==> flow/design.v <==
module add_op(input [31:0] A, input [31:0] B, output [31:0] result);
    assign result = A + B;
endmodule
module sub_op(input [31:0] A, input [31:0] B, output [31:0] result);
    assign result = A - B;
endmodule
module and_op(input [31:0] A, input [31:0] B, output [31:0] result);
    assign result = A & B;
endmodule
module or_op(input [31:0] A, input [31:0] B, output [31:0] result);
    assign result = A | B;
endmodule
module xor_op(input [31:0] A, input [31:0] B, output [31:0] result);
    assign result = A ^ B;
endmodule
module nor_op(input [31:0] A, input [31:0] B, output [31:0] result);
    assign result = ~(A | B);
endmodule
module not_op(input [31:0] A, output [31:0] result);
    assign result = ~A;
endmodule
module sll_op(input [31:0] A, input [31:0] B, output [31:0] result);
    assign result = A << B;
endmodule
module srl_op(input [31:0] A, input [31:0] B, output [31:0] result);
    assign result = A >> B;
endmodule
module sra_op(input [31:0] A, input [31:0] B, output [31:0] result);
    assign result = A >> B;
endmodule
module inc_op(input [31:0] A, output [31:0] result);
    assign result = A + 4;
endmodule
module dec_op(input [31:0] A, output [31:0] result);
    assign result = A - 4;
endmodule
module slt_op(input [31:0] A, input [31:0] B, output [31:0] result);
    assign result = (A < B) ? 32'b1 : 32'b0;
endmodule
module sgt_op(input [31:0] A, input [31:0] B, output [31:0] result);
    assign result = (A > B) ? 32'b1 : 32'b0;
endmodule
module lui_op(input [31:0] B, output [31:0] result);
    assign result = {B[15:0], 16'b0};
endmodule
module alu(
    input [31:0] A,
    input [31:0] B,
    input [3:0] opcode,
    output [31:0] result
);
    wire [31:0] add_result;
    wire [31:0] sub_result;
    wire [31:0] and_result;
    wire [31:0] or_result;
    wire [31:0] xor_result;
    wire [31:0] nor_result;
    wire [31:0] not_result;
    wire [31:0] sll_result;
    wire [31:0] srl_result;
    wire [31:0] sra_result;
    wire [31:0] inc_result;
    wire [31:0] dec_result;
    wire [31:0] slt_result;
    wire [31:0] sgt_result;
    wire [31:0] lui_result;
    add_op add(A, B, add_result);
    sub_op sub(A, B, sub_result);
    and_op and_gate(A, B, and_result);
    or_op or_gate(A, B, or_result);
    xor_op xor_gate(A, B, xor_result);
    nor_op nor_gate(A, B, nor_result);
    not_op not_gate(A, not_result);
    sll_op sll(A, B,sll_result);
    srl_op srl(A, B,srl_result);
    sra_op sra(A, B,sra_result);
    inc_op inc(A,  inc_result);
    dec_op dec(A, dec_result);
    slt_op slt(A, B, slt_result);
    sgt_op sgt(A, B, sgt_result);
    lui_op lui(B, lui_result);
    assign result = (opcode == 4'b0000) ? add_result : 
                    (opcode == 4'b0001) ? sub_result :
                    (opcode == 4'b0010) ? and_result :
                    (opcode == 4'b0011) ? or_result :
                    (opcode == 4'b0100) ? xor_result :
                    (opcode == 4'b0101) ? nor_result :
                    (opcode == 4'b0110) ? not_result :
                    (opcode == 4'b0111) ? sll_result :
                    (opcode == 4'b1000) ? srl_result :
                    (opcode == 4'b1001) ? sra_result :
                    (opcode == 4'b1010) ? inc_result :
                    (opcode == 4'b1011) ? dec_result :
                    (opcode == 4'b1100) ? slt_result :
                    (opcode == 4'b1101) ? sgt_result :
                    (opcode == 4'b1110) ? lui_result : 32'b0;
endmodule
module register_bank(
    input clk,
    input rst,
    input [3:0] read_reg1,
    input [3:0] read_reg2,
    input [3:0] write_reg,
    input [31:0] write_data,
    input write_enable,
    output reg [31:0] data_out1,
    output reg [31:0] data_out2,
    output [15:0] output_display
);
    reg [31:0] registers [15:0];  
    reg [15:0] out_display_reg;
    integer i;
    always @(posedge clk or posedge rst) begin
        if (rst) begin
            for (i = 0; i < 16; i = i + 1)
                registers[i] <= (i == 0 || i == 15) ? 32'd0 : i * 10;
        end else if (write_enable) begin
            registers[write_reg] <= write_data;  
        end
    end
    always @(*) begin
        data_out1 = registers[read_reg1];
        data_out2 = registers[read_reg2];
    end
    always @(posedge clk) begin
        out_display_reg <= registers[write_reg][15:0];  
    end
    assign output_display = out_display_reg;
endmodule
module top_processor(
    input clk,
    input rst,
    input [3:0] rx,      
    input [3:0] ry,      
    input [3:0] rz,      
    input [3:0] op,      
    input write_en,      
    output [31:0] result_out   
);
    wire [31:0] operand1;
    wire [31:0] operand2;
    wire [31:0] alu_result;
    reg [31:0] result_reg;
    always @(posedge clk or posedge rst) begin
        if (rst)
            result_reg <= 32'b0;
        else
            result_reg <= alu_result;
    end
    register_bank reg_bank(
        .clk(clk),
        .rst(rst),
        .read_reg1(ry),
        .read_reg2(rz),
        .write_reg(rx),
        .write_data(alu_result),
        .write_enable(write_en),
        .data_out1(operand1),
        .data_out2(operand2),
        .output_display()
    );
    alu alu_unit(
        .A(operand1),
        .B(operand2),
        .opcode(op),
        .result(alu_result)
    );
    assign result_out = result_reg;
endmodule
-- From RTL to reports: top_processor
Each step is given for the RTL above and for the edited RTL.
Lines under "unedited" count in the file above, lines under "edited" in the edited file.
"difference": "edited" minus "unedited" as printed here.
Cell names lack the library's common part.
The mark n/a stands for no value.
- top: top_processor
- clock: clk
- library: sky130hd
- timing corner: tt_025C_1v80

-- Edit of the RTL
Unified diff, file above to edited file.
The edit is scripted: it alters the design's behaviour and was not made to optimise anything.
begin of diff
@@ -105,5 +105,5 @@
     input write_enable,
     output reg [31:0] data_out1,
-    output reg [31:0] data_out2,
+    output reg [30:0] data_out2,
     output [15:0] output_display
 );
end of diff

-- After elaboration
Counts by Yosys on the flattened word-level netlist (proc, flatten, opt, wreduce). Print and check cells are left out. Cells with the same type and inputs are merged into one.
- storage and ports (element ; unedited ; edited ; difference):
    flip-flop bits (word level) ; 544 ; 544 ; 0
    input port bits ; 19 ; 19 ; 0
    output and inout port bits ; 32 ; 32 ; 0
    cells after elaboration ; 128 ; 128 ; 0
- operators by class (element ; unedited ; edited ; difference):
    $add $sub $neg ; 4 ; 4 ; 0
    order comparisons ; 2 ; 2 ; 0
    equal/unequal tests ; 59 ; 59 ; 0
    shift-type cells ; 2 ; 2 ; 0
    muxes and demuxes ; 19 ; 19 ; 0
    bitwise logic cells ; 5 ; 5 ; 0
    reduce/logical cells ; 20 ; 20 ; 0
- operators by type and width (cell ; unedited ; edited ; difference):
    parallel mux 32 bit (select 16 bit) ; 2 ; 1 ; -1
    adder 32 bit ; 1 ; 0 ; -1
    AND 32 bit ; 1 ; 0 ; -1
    greater-than comparator 32 bit ; 1 ; 0 ; -1
    less-than comparator 32 bit ; 1 ; 0 ; -1
    bitwise OR 32 bit ; 1 ; 0 ; -1
    left shift 32 x 32 -> 32 bit ; 1 ; 0 ; -1
    right shift 32 x 32 -> 32 bit ; 1 ; 0 ; -1
    subtractor 32 bit ; 1 ; 0 ; -1
    bitwise XOR 32 bit ; 1 ; 0 ; -1
    adder 32 x 31 -> 32 bit ; 0 ; 1 ; +1
    AND 32 x 31 -> 32 bit ; 0 ; 1 ; +1
    greater-than comparator 32 x 31 -> 1 bit ; 0 ; 1 ; +1
    less-than comparator 32 x 31 -> 1 bit ; 0 ; 1 ; +1
    bitwise OR 32 x 31 -> 32 bit ; 0 ; 1 ; +1
    parallel mux 31 bit (select 16 bit) ; 0 ; 1 ; +1
    left shift 32 x 31 -> 32 bit ; 0 ; 1 ; +1
    right shift 32 x 31 -> 32 bit ; 0 ; 1 ; +1
    subtractor 32 x 31 -> 32 bit ; 0 ; 1 ; +1
    bitwise XOR 32 x 31 -> 32 bit ; 0 ; 1 ; +1
Operator kinds equal on both sides are left out: 11.

-- Depth
Yosys ltp: most cells in a row. Word level: on the elaborated netlist, between registers, memories and ports. Mapped: between sequential cells and ports; inverters and the memories' decode and read muxes count.
- depth (element ; unedited ; edited ; difference):
    depth after elaboration ; 18 ; 18 ; 0
    ABC_AREA ; 0 ; 0 ; n/a
    mapped depth ; 29 ; 29 ; 0
    depth with buffers taken out ; 19 ; 20 ; +1

-- Netlist
Source: synth_stat.txt of the flow (Yosys; design flattened, memories mapped). It holds for the ABC_AREA given above (unset counts as 0); a run with the other value may have another netlist.
- synthesis totals (element ; unedited ; edited ; difference):
    cell count ; 4842 ; 4524 ; -318
    mapped area (µm²) ; 41786.3 ; 40598.9 ; -1187.4
    sequential part of the area (µm²) ; 13666.9 ; 13666.9 ; 0.0
    mapped flip-flops ; 544 ; 544 ; 0
    buffer cells ; 458 ; 414 ; -44
- cells by type (cell ; unedited ; edited ; difference):
    mux2_2 ; 293 ; 428 ; +135
    nor2_1 ; 391 ; 259 ; -132
    a21oi_1 ; 314 ; 231 ; -83
    buf_4 ; 66 ; 16 ; -50
    nand3b_1 ; 77 ; 32 ; -45
    a31oi_1 ; 89 ; 55 ; -34
    buf_2 ; 102 ; 127 ; +25
    dlygate4sd1_1 ; 22 ; 0 ; -22
    nor3_1 ; 104 ; 83 ; -21
    o21ai_1 ; 29 ; 8 ; -21
    inv_1 ; 126 ; 106 ; -20
    nand2_1 ; 448 ; 430 ; -18
    o22ai_1 ; 69 ; 52 ; -17
    mux2i_1 ; 169 ; 153 ; -16
    a221oi_1 ; 43 ; 59 ; +16
    a32oi_1 ; 38 ; 53 ; +15
    xnor2_1 ; 50 ; 36 ; -14
    or2_2 ; 31 ; 19 ; -12
Cell types equal on both sides are left out: 20.
Not every row of either side is listed.
The figures by module come from a second, unflattened synthesis with its own total; it is not the netlist above.
- second synthesis, totals (element ; unedited ; edited ; difference):
    cell total of the unflattened synthesis ; 5315 ; 5246 ; -69
    area total of the unflattened synthesis (µm²) ; 49492.5 ; 49246.0 ; -246.5
Rows give one instance, submodules left out.
- by module, unedited (module ; instances ; cells ; area (µm²) ; sequential area (µm²)):
    register_bank ; 1 ; 2722 ; 29772.3 ; 13186.4
    alu ; 1 ; 715 ; 4840.9 ; 0.0
    sll_op ; 1 ; 239 ; 2079.5 ; 0.0
    sra_op ; 1 ; 224 ; 1964.4 ; 0.0
    srl_op ; 1 ; 224 ; 1964.4 ; 0.0
    sub_op ; 1 ; 264 ; 1848.0 ; 0.0
    add_op ; 1 ; 250 ; 1794.2 ; 0.0
    sgt_op ; 1 ; 144 ; 1042.2 ; 0.0
    slt_op ; 1 ; 140 ; 1013.5 ; 0.0
    top_processor ; 1 ; 33 ; 804.5 ; 800.8
    dec_op ; 1 ; 84 ; 623.1 ; 0.0
    inc_op ; 1 ; 83 ; 580.6 ; 0.0
    xor_op ; 1 ; 32 ; 280.3 ; 0.0
    lui_op ; 1 ; 33 ; 244.0 ; 0.0
unedited: Modules not listed: 4.
- by module, edited (module ; instances ; cells ; area (µm²) ; sequential area (µm²)):
    register_bank ; 1 ; 2652 ; 29522.1 ; 13186.4
    alu ; 1 ; 715 ; 4840.9 ; 0.0
    sll_op ; 1 ; 239 ; 2079.5 ; 0.0
    sra_op ; 1 ; 224 ; 1964.4 ; 0.0
    srl_op ; 1 ; 224 ; 1964.4 ; 0.0
    sub_op ; 1 ; 264 ; 1848.0 ; 0.0
    add_op ; 1 ; 250 ; 1794.2 ; 0.0
    sgt_op ; 1 ; 144 ; 1042.2 ; 0.0
    slt_op ; 1 ; 140 ; 1013.5 ; 0.0
    top_processor ; 1 ; 34 ; 808.3 ; 800.8
    dec_op ; 1 ; 84 ; 623.1 ; 0.0
    inc_op ; 1 ; 83 ; 580.6 ; 0.0
    xor_op ; 1 ; 32 ; 280.3 ; 0.0
    lui_op ; 1 ; 33 ; 244.0 ; 0.0
edited: Modules not listed: 4.

-- Path before layout
Path of least setup slack by OpenSTA after synthesis, without wires, with an ideal clock, recovery checks aside; 20% of the period is set as input and as output delay. Where synthesis merged equal registers, the netlist keeps one of their names.
- path post-synthesis (element ; unedited ; edited ; difference):
    path kind ; input to register ; input to register ; n/a
    start ; input ry[0] ; input rz[1] ; n/a
    end ; register reg_bank.registers[0][0] ; register reg_bank.registers[0][19] ; n/a
    period (ps) ; 8000 ; 8000 ; 0
    external input delay (ps) ; 1600 ; 1600 ; 0
    library setup time (ps) ; 133 ; 133 ; 0
    time at the first pin (ps) ; 1600 ; 1600 ; 0
    arrival (ps) ; 6907 ; 7035 ; +128
    data required time (ps) ; 7867 ; 7867 ; 0
    setup slack (ps) ; 960 ; 832 ; -128
    delay of the path (ps) ; 5440 ; 5568 ; +128
    stages on the path ; 24 ; 28 ; +4
    path buffers ; 7 ; 10 ; +3
    synthesis period reached (ps) ; 7040 ; 7168 ; +128
"delay of the path" is the arrival time less input delay plus setup time.
"stages on the path" counts driving pins, that of a launching flip-flop among them; a cell with two outputs on the path counts twice.
"synthesis period reached" = period - worst setup slack (recovery checks aside). The figure is calculated, with input and output delays left at 20% of the set period.
The rows between start and end are the longest chain of elaborated cells between them; the timing report does not say that the signal goes this way. Where chains are equally long, one stands for them.
Each line given opens the expression or statement behind the cell; cells for indexed reads and writes are added by Yosys, which also makes memories of some case tables.
On the way, post-synthesis, unedited:
- path through: buf_6 -> buf_6 -> buf_6 -> nor2b_1 -> buf_2 -> a22oi_1 -> o211ai_1 -> or4_1 -> and2_1 -> clkbuf_1 -> ha_1 -> clkbuf_1 -> or3_1 -> or4_1 -> or3_1 -> nor4_1 -> o21ai_1 -> a31oi_1 -> nor2_2 -> o21ai_1 -> mux2_2 -> a311oi_2 -> buf_2 -> a21oi_1
- noted length of the longest elaborated chain: 18
- elaborated cells between the ends (all ways): 46
- classes of those cells: add/sub (4); compare (2); eq/ne (15); shift (2); mux (17); logic (5); reduce/logical (1)
- ends and longest elaborated chain, post-synthesis, unedited (element ; RTL line ; RTL):
    start, declared ; 134 ; input [3:0] ry,
    == test 4 bit ; 122 ; data_out1 = registers[read_reg1];
    parallel mux 32 bit (select 16 bit) ; 122 ;
    greater-than comparator 32 bit ; 41 ; assign result = (A > B) ? 32'b1 : 32'b0;
    2-to-1 mux 1 bit ; 41 ;
    2-to-1 mux 32 bit ; 95 ; (opcode == 4'b1101) ? sgt_result :
    2-to-1 mux 32 bit ; 94 ; (opcode == 4'b1100) ? slt_result :
    2-to-1 mux 32 bit ; 93 ; (opcode == 4'b1011) ? dec_result :
    [4 not listed] ; n/a ;
    2-to-1 mux 32 bit ; 88 ; (opcode == 4'b0110) ? not_result :
    2-to-1 mux 32 bit ; 87 ; (opcode == 4'b0101) ? nor_result :
    2-to-1 mux 32 bit ; 86 ; (opcode == 4'b0100) ? xor_result :
    2-to-1 mux 32 bit ; 85 ; (opcode == 4'b0011) ? or_result :
    2-to-1 mux 32 bit ; 84 ; (opcode == 4'b0010) ? and_result :
    2-to-1 mux 32 bit ; 83 ; (opcode == 4'b0001) ? sub_result :
    2-to-1 mux 32 bit ; 82 ; assign result = (opcode == 4'b0000) ? add_result :
    end, assigned ; 116 ; registers[i] <= (i == 0 || i == 15) ? 32'd0 : i * 10;
    end, assigned ; 118 ; registers[write_reg] <= write_data;
    end, declared ; 110 ; reg [31:0] registers [15:0];
On the way, post-synthesis, edited:
- path through: buf_2 -> buf_4 -> buf_2 -> buf_2 -> mux2i_1 -> o22a_1 -> o221ai_1 -> o32ai_1 -> buf_2 -> buf_2 -> buf_2 -> buf_2 -> ha_1 -> clkbuf_1 -> nand2_1 -> o21bai_1 -> a31oi_1 -> a21o_1 -> o32ai_1 -> o31ai_1 -> nand3_1 -> a21oi_1 -> a21boi_0 -> a22oi_1 -> xnor2_1 -> a2111oi_2 -> clkbuf_1 -> o21ai_0
- noted length of the longest elaborated chain: 17
- elaborated cells between the ends (all ways): 40
- classes of those cells: add/sub (2); eq/ne (15); shift (2); mux (16); logic (4); reduce/logical (1)
- ends and longest elaborated chain, post-synthesis, edited (element ; RTL line ; RTL):
    start, declared ; 135 ; input [3:0] rz,
    == test 4 bit ; 123 ; data_out2 = registers[read_reg2];
    parallel mux 31 bit (select 16 bit) ; 123 ;
    2-to-1 mux 32 bit ; 96 ; (opcode == 4'b1110) ? lui_result : 32'b0;
    2-to-1 mux 32 bit ; 95 ; (opcode == 4'b1101) ? sgt_result :
    2-to-1 mux 32 bit ; 94 ; (opcode == 4'b1100) ? slt_result :
    2-to-1 mux 32 bit ; 93 ; (opcode == 4'b1011) ? dec_result :
    2-to-1 mux 32 bit ; 92 ; (opcode == 4'b1010) ? inc_result :
    [3 not listed] ; n/a ;
    2-to-1 mux 32 bit ; 88 ; (opcode == 4'b0110) ? not_result :
    2-to-1 mux 32 bit ; 87 ; (opcode == 4'b0101) ? nor_result :
    2-to-1 mux 32 bit ; 86 ; (opcode == 4'b0100) ? xor_result :
    2-to-1 mux 32 bit ; 85 ; (opcode == 4'b0011) ? or_result :
    2-to-1 mux 32 bit ; 84 ; (opcode == 4'b0010) ? and_result :
    2-to-1 mux 32 bit ; 83 ; (opcode == 4'b0001) ? sub_result :
    2-to-1 mux 32 bit ; 82 ; assign result = (opcode == 4'b0000) ? add_result :
    end, assigned ; 116 ; registers[i] <= (i == 0 || i == 15) ? 32'd0 : i * 10;
    end, assigned ; 118 ; registers[write_reg] <= write_data;
    end, declared ; 110 ; reg [31:0] registers [15:0];

-- Timing after layout
Path of least setup slack in the final report of the runs of pair 1 (OpenROAD, finished layout, wires in). Where an end is a register, its clock arrival counts in the times.
The report prints the path's times to 10 ps; the period is as set.
- path post-layout (element ; unedited ; edited ; difference):
    path kind ; input to register ; input to register ; n/a
    start ; input rz[2] ; input ry[3] ; n/a
    end ; register reg_bank.registers[1][0] ; register reg_bank.registers[4][0] ; n/a
    period (ps) ; 7970 ; 7970 ; 0
    external input delay (ps) ; 1590 ; 1590 ; 0
    library setup time (ps) ; 140 ; 110 ; -30
    time at the first pin (ps) ; 1590 ; 1590 ; 0
    arrival (ps) ; 8150 ; 8230 ; +80
    data required time (ps) ; 8500 ; 8520 ; +20
    setup slack (ps) ; 350 ; 290 ; -60
    stages on the path ; 20 ; 21 ; +1
    path buffers ; 4 ; 4 ; 0
The rows between start and end are the longest chain of elaborated cells between them; the timing report does not say that the signal goes this way. Where chains are equally long, one stands for them.
On the way, post-layout, unedited:
- path through: buf_4 -> and2_1 -> a22o_1 -> a222oi_1 -> a31oi_1 -> ha_1 -> or3_1 -> or4_1 -> or3_1 -> nor4_1 -> o21ai_1 -> a31oi_1 -> buf_4 -> nor2_2 -> o21ai_1 -> buf_4 -> mux2_2 -> a311oi_4 -> buf_12 -> o21ai_0
- noted length of the longest elaborated chain: 18
- elaborated cells between the ends (all ways): 43
- classes of those cells: add/sub (2); compare (2); eq/ne (15); shift (2); mux (17); logic (4); reduce/logical (1)
- ends and longest elaborated chain, post-layout, unedited (element ; RTL line ; RTL):
    start, declared ; 135 ; input [3:0] rz,
    == test 4 bit ; 123 ; data_out2 = registers[read_reg2];
    parallel mux 32 bit (select 16 bit) ; 123 ;
    greater-than comparator 32 bit ; 41 ; assign result = (A > B) ? 32'b1 : 32'b0;
    2-to-1 mux 1 bit ; 41 ;
    2-to-1 mux 32 bit ; 95 ; (opcode == 4'b1101) ? sgt_result :
    2-to-1 mux 32 bit ; 94 ; (opcode == 4'b1100) ? slt_result :
    2-to-1 mux 32 bit ; 93 ; (opcode == 4'b1011) ? dec_result :
    [4 not listed] ; n/a ;
    2-to-1 mux 32 bit ; 88 ; (opcode == 4'b0110) ? not_result :
    2-to-1 mux 32 bit ; 87 ; (opcode == 4'b0101) ? nor_result :
    2-to-1 mux 32 bit ; 86 ; (opcode == 4'b0100) ? xor_result :
    2-to-1 mux 32 bit ; 85 ; (opcode == 4'b0011) ? or_result :
    2-to-1 mux 32 bit ; 84 ; (opcode == 4'b0010) ? and_result :
    2-to-1 mux 32 bit ; 83 ; (opcode == 4'b0001) ? sub_result :
    2-to-1 mux 32 bit ; 82 ; assign result = (opcode == 4'b0000) ? add_result :
    end, assigned ; 116 ; registers[i] <= (i == 0 || i == 15) ? 32'd0 : i * 10;
    end, assigned ; 118 ; registers[write_reg] <= write_data;
    end, declared ; 110 ; reg [31:0] registers [15:0];
On the way, post-layout, edited:
- path through: buf_4 -> buf_4 -> mux2i_1 -> o22ai_1 -> a2111o_1 -> o32a_1 -> ha_1 -> inv_1 -> nor2_1 -> and3_1 -> nand3_1 -> nor3_1 -> buf_4 -> nand3_1 -> nor4_1 -> a41o_1 -> mux2i_1 -> nand3_1 -> a32oi_1 -> buf_4 -> mux2_2
- noted length of the longest elaborated chain: 18
- elaborated cells between the ends (all ways): 46
- classes of those cells: add/sub (4); compare (2); eq/ne (15); shift (2); mux (17); logic (5); reduce/logical (1)
- ends and longest elaborated chain, post-layout, edited (element ; RTL line ; RTL):
    start, declared ; 134 ; input [3:0] ry,
    == test 4 bit ; 122 ; data_out1 = registers[read_reg1];
    parallel mux 32 bit (select 16 bit) ; 122 ;
    greater-than comparator 32 x 31 -> 1 bit ; 41 ; assign result = (A > B) ? 32'b1 : 32'b0;
    2-to-1 mux 1 bit ; 41 ;
    2-to-1 mux 32 bit ; 95 ; (opcode == 4'b1101) ? sgt_result :
    2-to-1 mux 32 bit ; 94 ; (opcode == 4'b1100) ? slt_result :
    2-to-1 mux 32 bit ; 93 ; (opcode == 4'b1011) ? dec_result :
    [4 not listed] ; n/a ;
    2-to-1 mux 32 bit ; 88 ; (opcode == 4'b0110) ? not_result :
    2-to-1 mux 32 bit ; 87 ; (opcode == 4'b0101) ? nor_result :
    2-to-1 mux 32 bit ; 86 ; (opcode == 4'b0100) ? xor_result :
    2-to-1 mux 32 bit ; 85 ; (opcode == 4'b0011) ? or_result :
    2-to-1 mux 32 bit ; 84 ; (opcode == 4'b0010) ? and_result :
    2-to-1 mux 32 bit ; 83 ; (opcode == 4'b0001) ? sub_result :
    2-to-1 mux 32 bit ; 82 ; assign result = (opcode == 4'b0000) ? add_result :
    end, assigned ; 116 ; registers[i] <= (i == 0 || i == 15) ? 32'd0 : i * 10;
    end, assigned ; 118 ; registers[write_reg] <= write_data;
    end, declared ; 110 ; reg [31:0] registers [15:0];

-- Flow runs
Runs of the flow (Yosys, OpenROAD) on both versions; the two runs of a pair have the same settings. The constraints put input and output delay at 20% of the set period each and load the outputs with 0.01 pF.
Settings, pair 1:
- CORE_UTILIZATION at 40
- noted period_ns: 7.97
- CAP_MARGIN: 20
- noted CORE_MARGIN: 2
- noted SLEW_MARGIN: 20
- measured results, pair 1 (element ; unedited ; edited ; difference):
    area of the synthesized netlist (µm²) ; 41786.3 ; 40598.9 ; -1187.4
    die size (µm²) ; 107066.0 ; 104061.0 ; -3005.0
    standard-cell area after layout (µm²) ; 47307.9 ; 46098.0 ; -1209.9
    final design utilization (%) ; 45.7 ; 46.0 ; +0.3
    smallest setup slack (ps) ; 350 ; 288 ; -62
    setup total negative slack (ps) ; 0 ; 0 ; 0
    lowest hold slack (ps) ; 490 ; 492 ; +2
    power consumption (mW) ; 16.990 ; 14.230 ; -2.760
    reached clock period (ps) ; 7620 ; 7682 ; +62
Settings, pair 2:
- ABC_AREA: 1
- noted CELL_PAD_IN_SITES_GLOBAL_PLACEMENT: 3
- CORE_ASPECT_RATIO: 1.32
- CORE_UTILIZATION at 37
- CTS_CLUSTER_DIAMETER: 111
- CTS_CLUSTER_SIZE: 82
- GPL_ROUTABILITY_DRIVEN: 0
- MIN_ROUTING_LAYER: met1
- PLACE_DENSITY at 0.42
- SETUP_SLACK_MARGIN at -0.19
- noted period_ns: 6.25
- CAP_MARGIN: 20
- noted CORE_MARGIN: 2
- noted SLEW_MARGIN: 20
- measured results, pair 2 (element ; unedited ; edited ; difference):
    area of the synthesized netlist (µm²) ; 40747.8 ; 40642.7 ; -105.1
    die size (µm²) ; 112826.0 ; 112537.0 ; -289.0
    standard-cell area after layout (µm²) ; 52083.7 ; 51212.9 ; -870.8
    final design utilization (%) ; 47.8 ; 47.0 ; -0.8
    smallest setup slack (ps) ; -85 ; -88 ; -3
    setup total negative slack (ps) ; -1081 ; -1875 ; -794
    lowest hold slack (ps) ; 486 ; 485 ; -1
    power consumption (mW) ; 17.997 ; 17.631 ; -0.366
    reached clock period (ps) ; 6335 ; 6338 ; +3
"reached clock period": clock period set for the run, less the worst setup slack. It is reckoned from that one timing run; input and output delays stay at 20% of the period that was set.
"power consumption": no workload was simulated; the value follows from the tool's default switching activity.
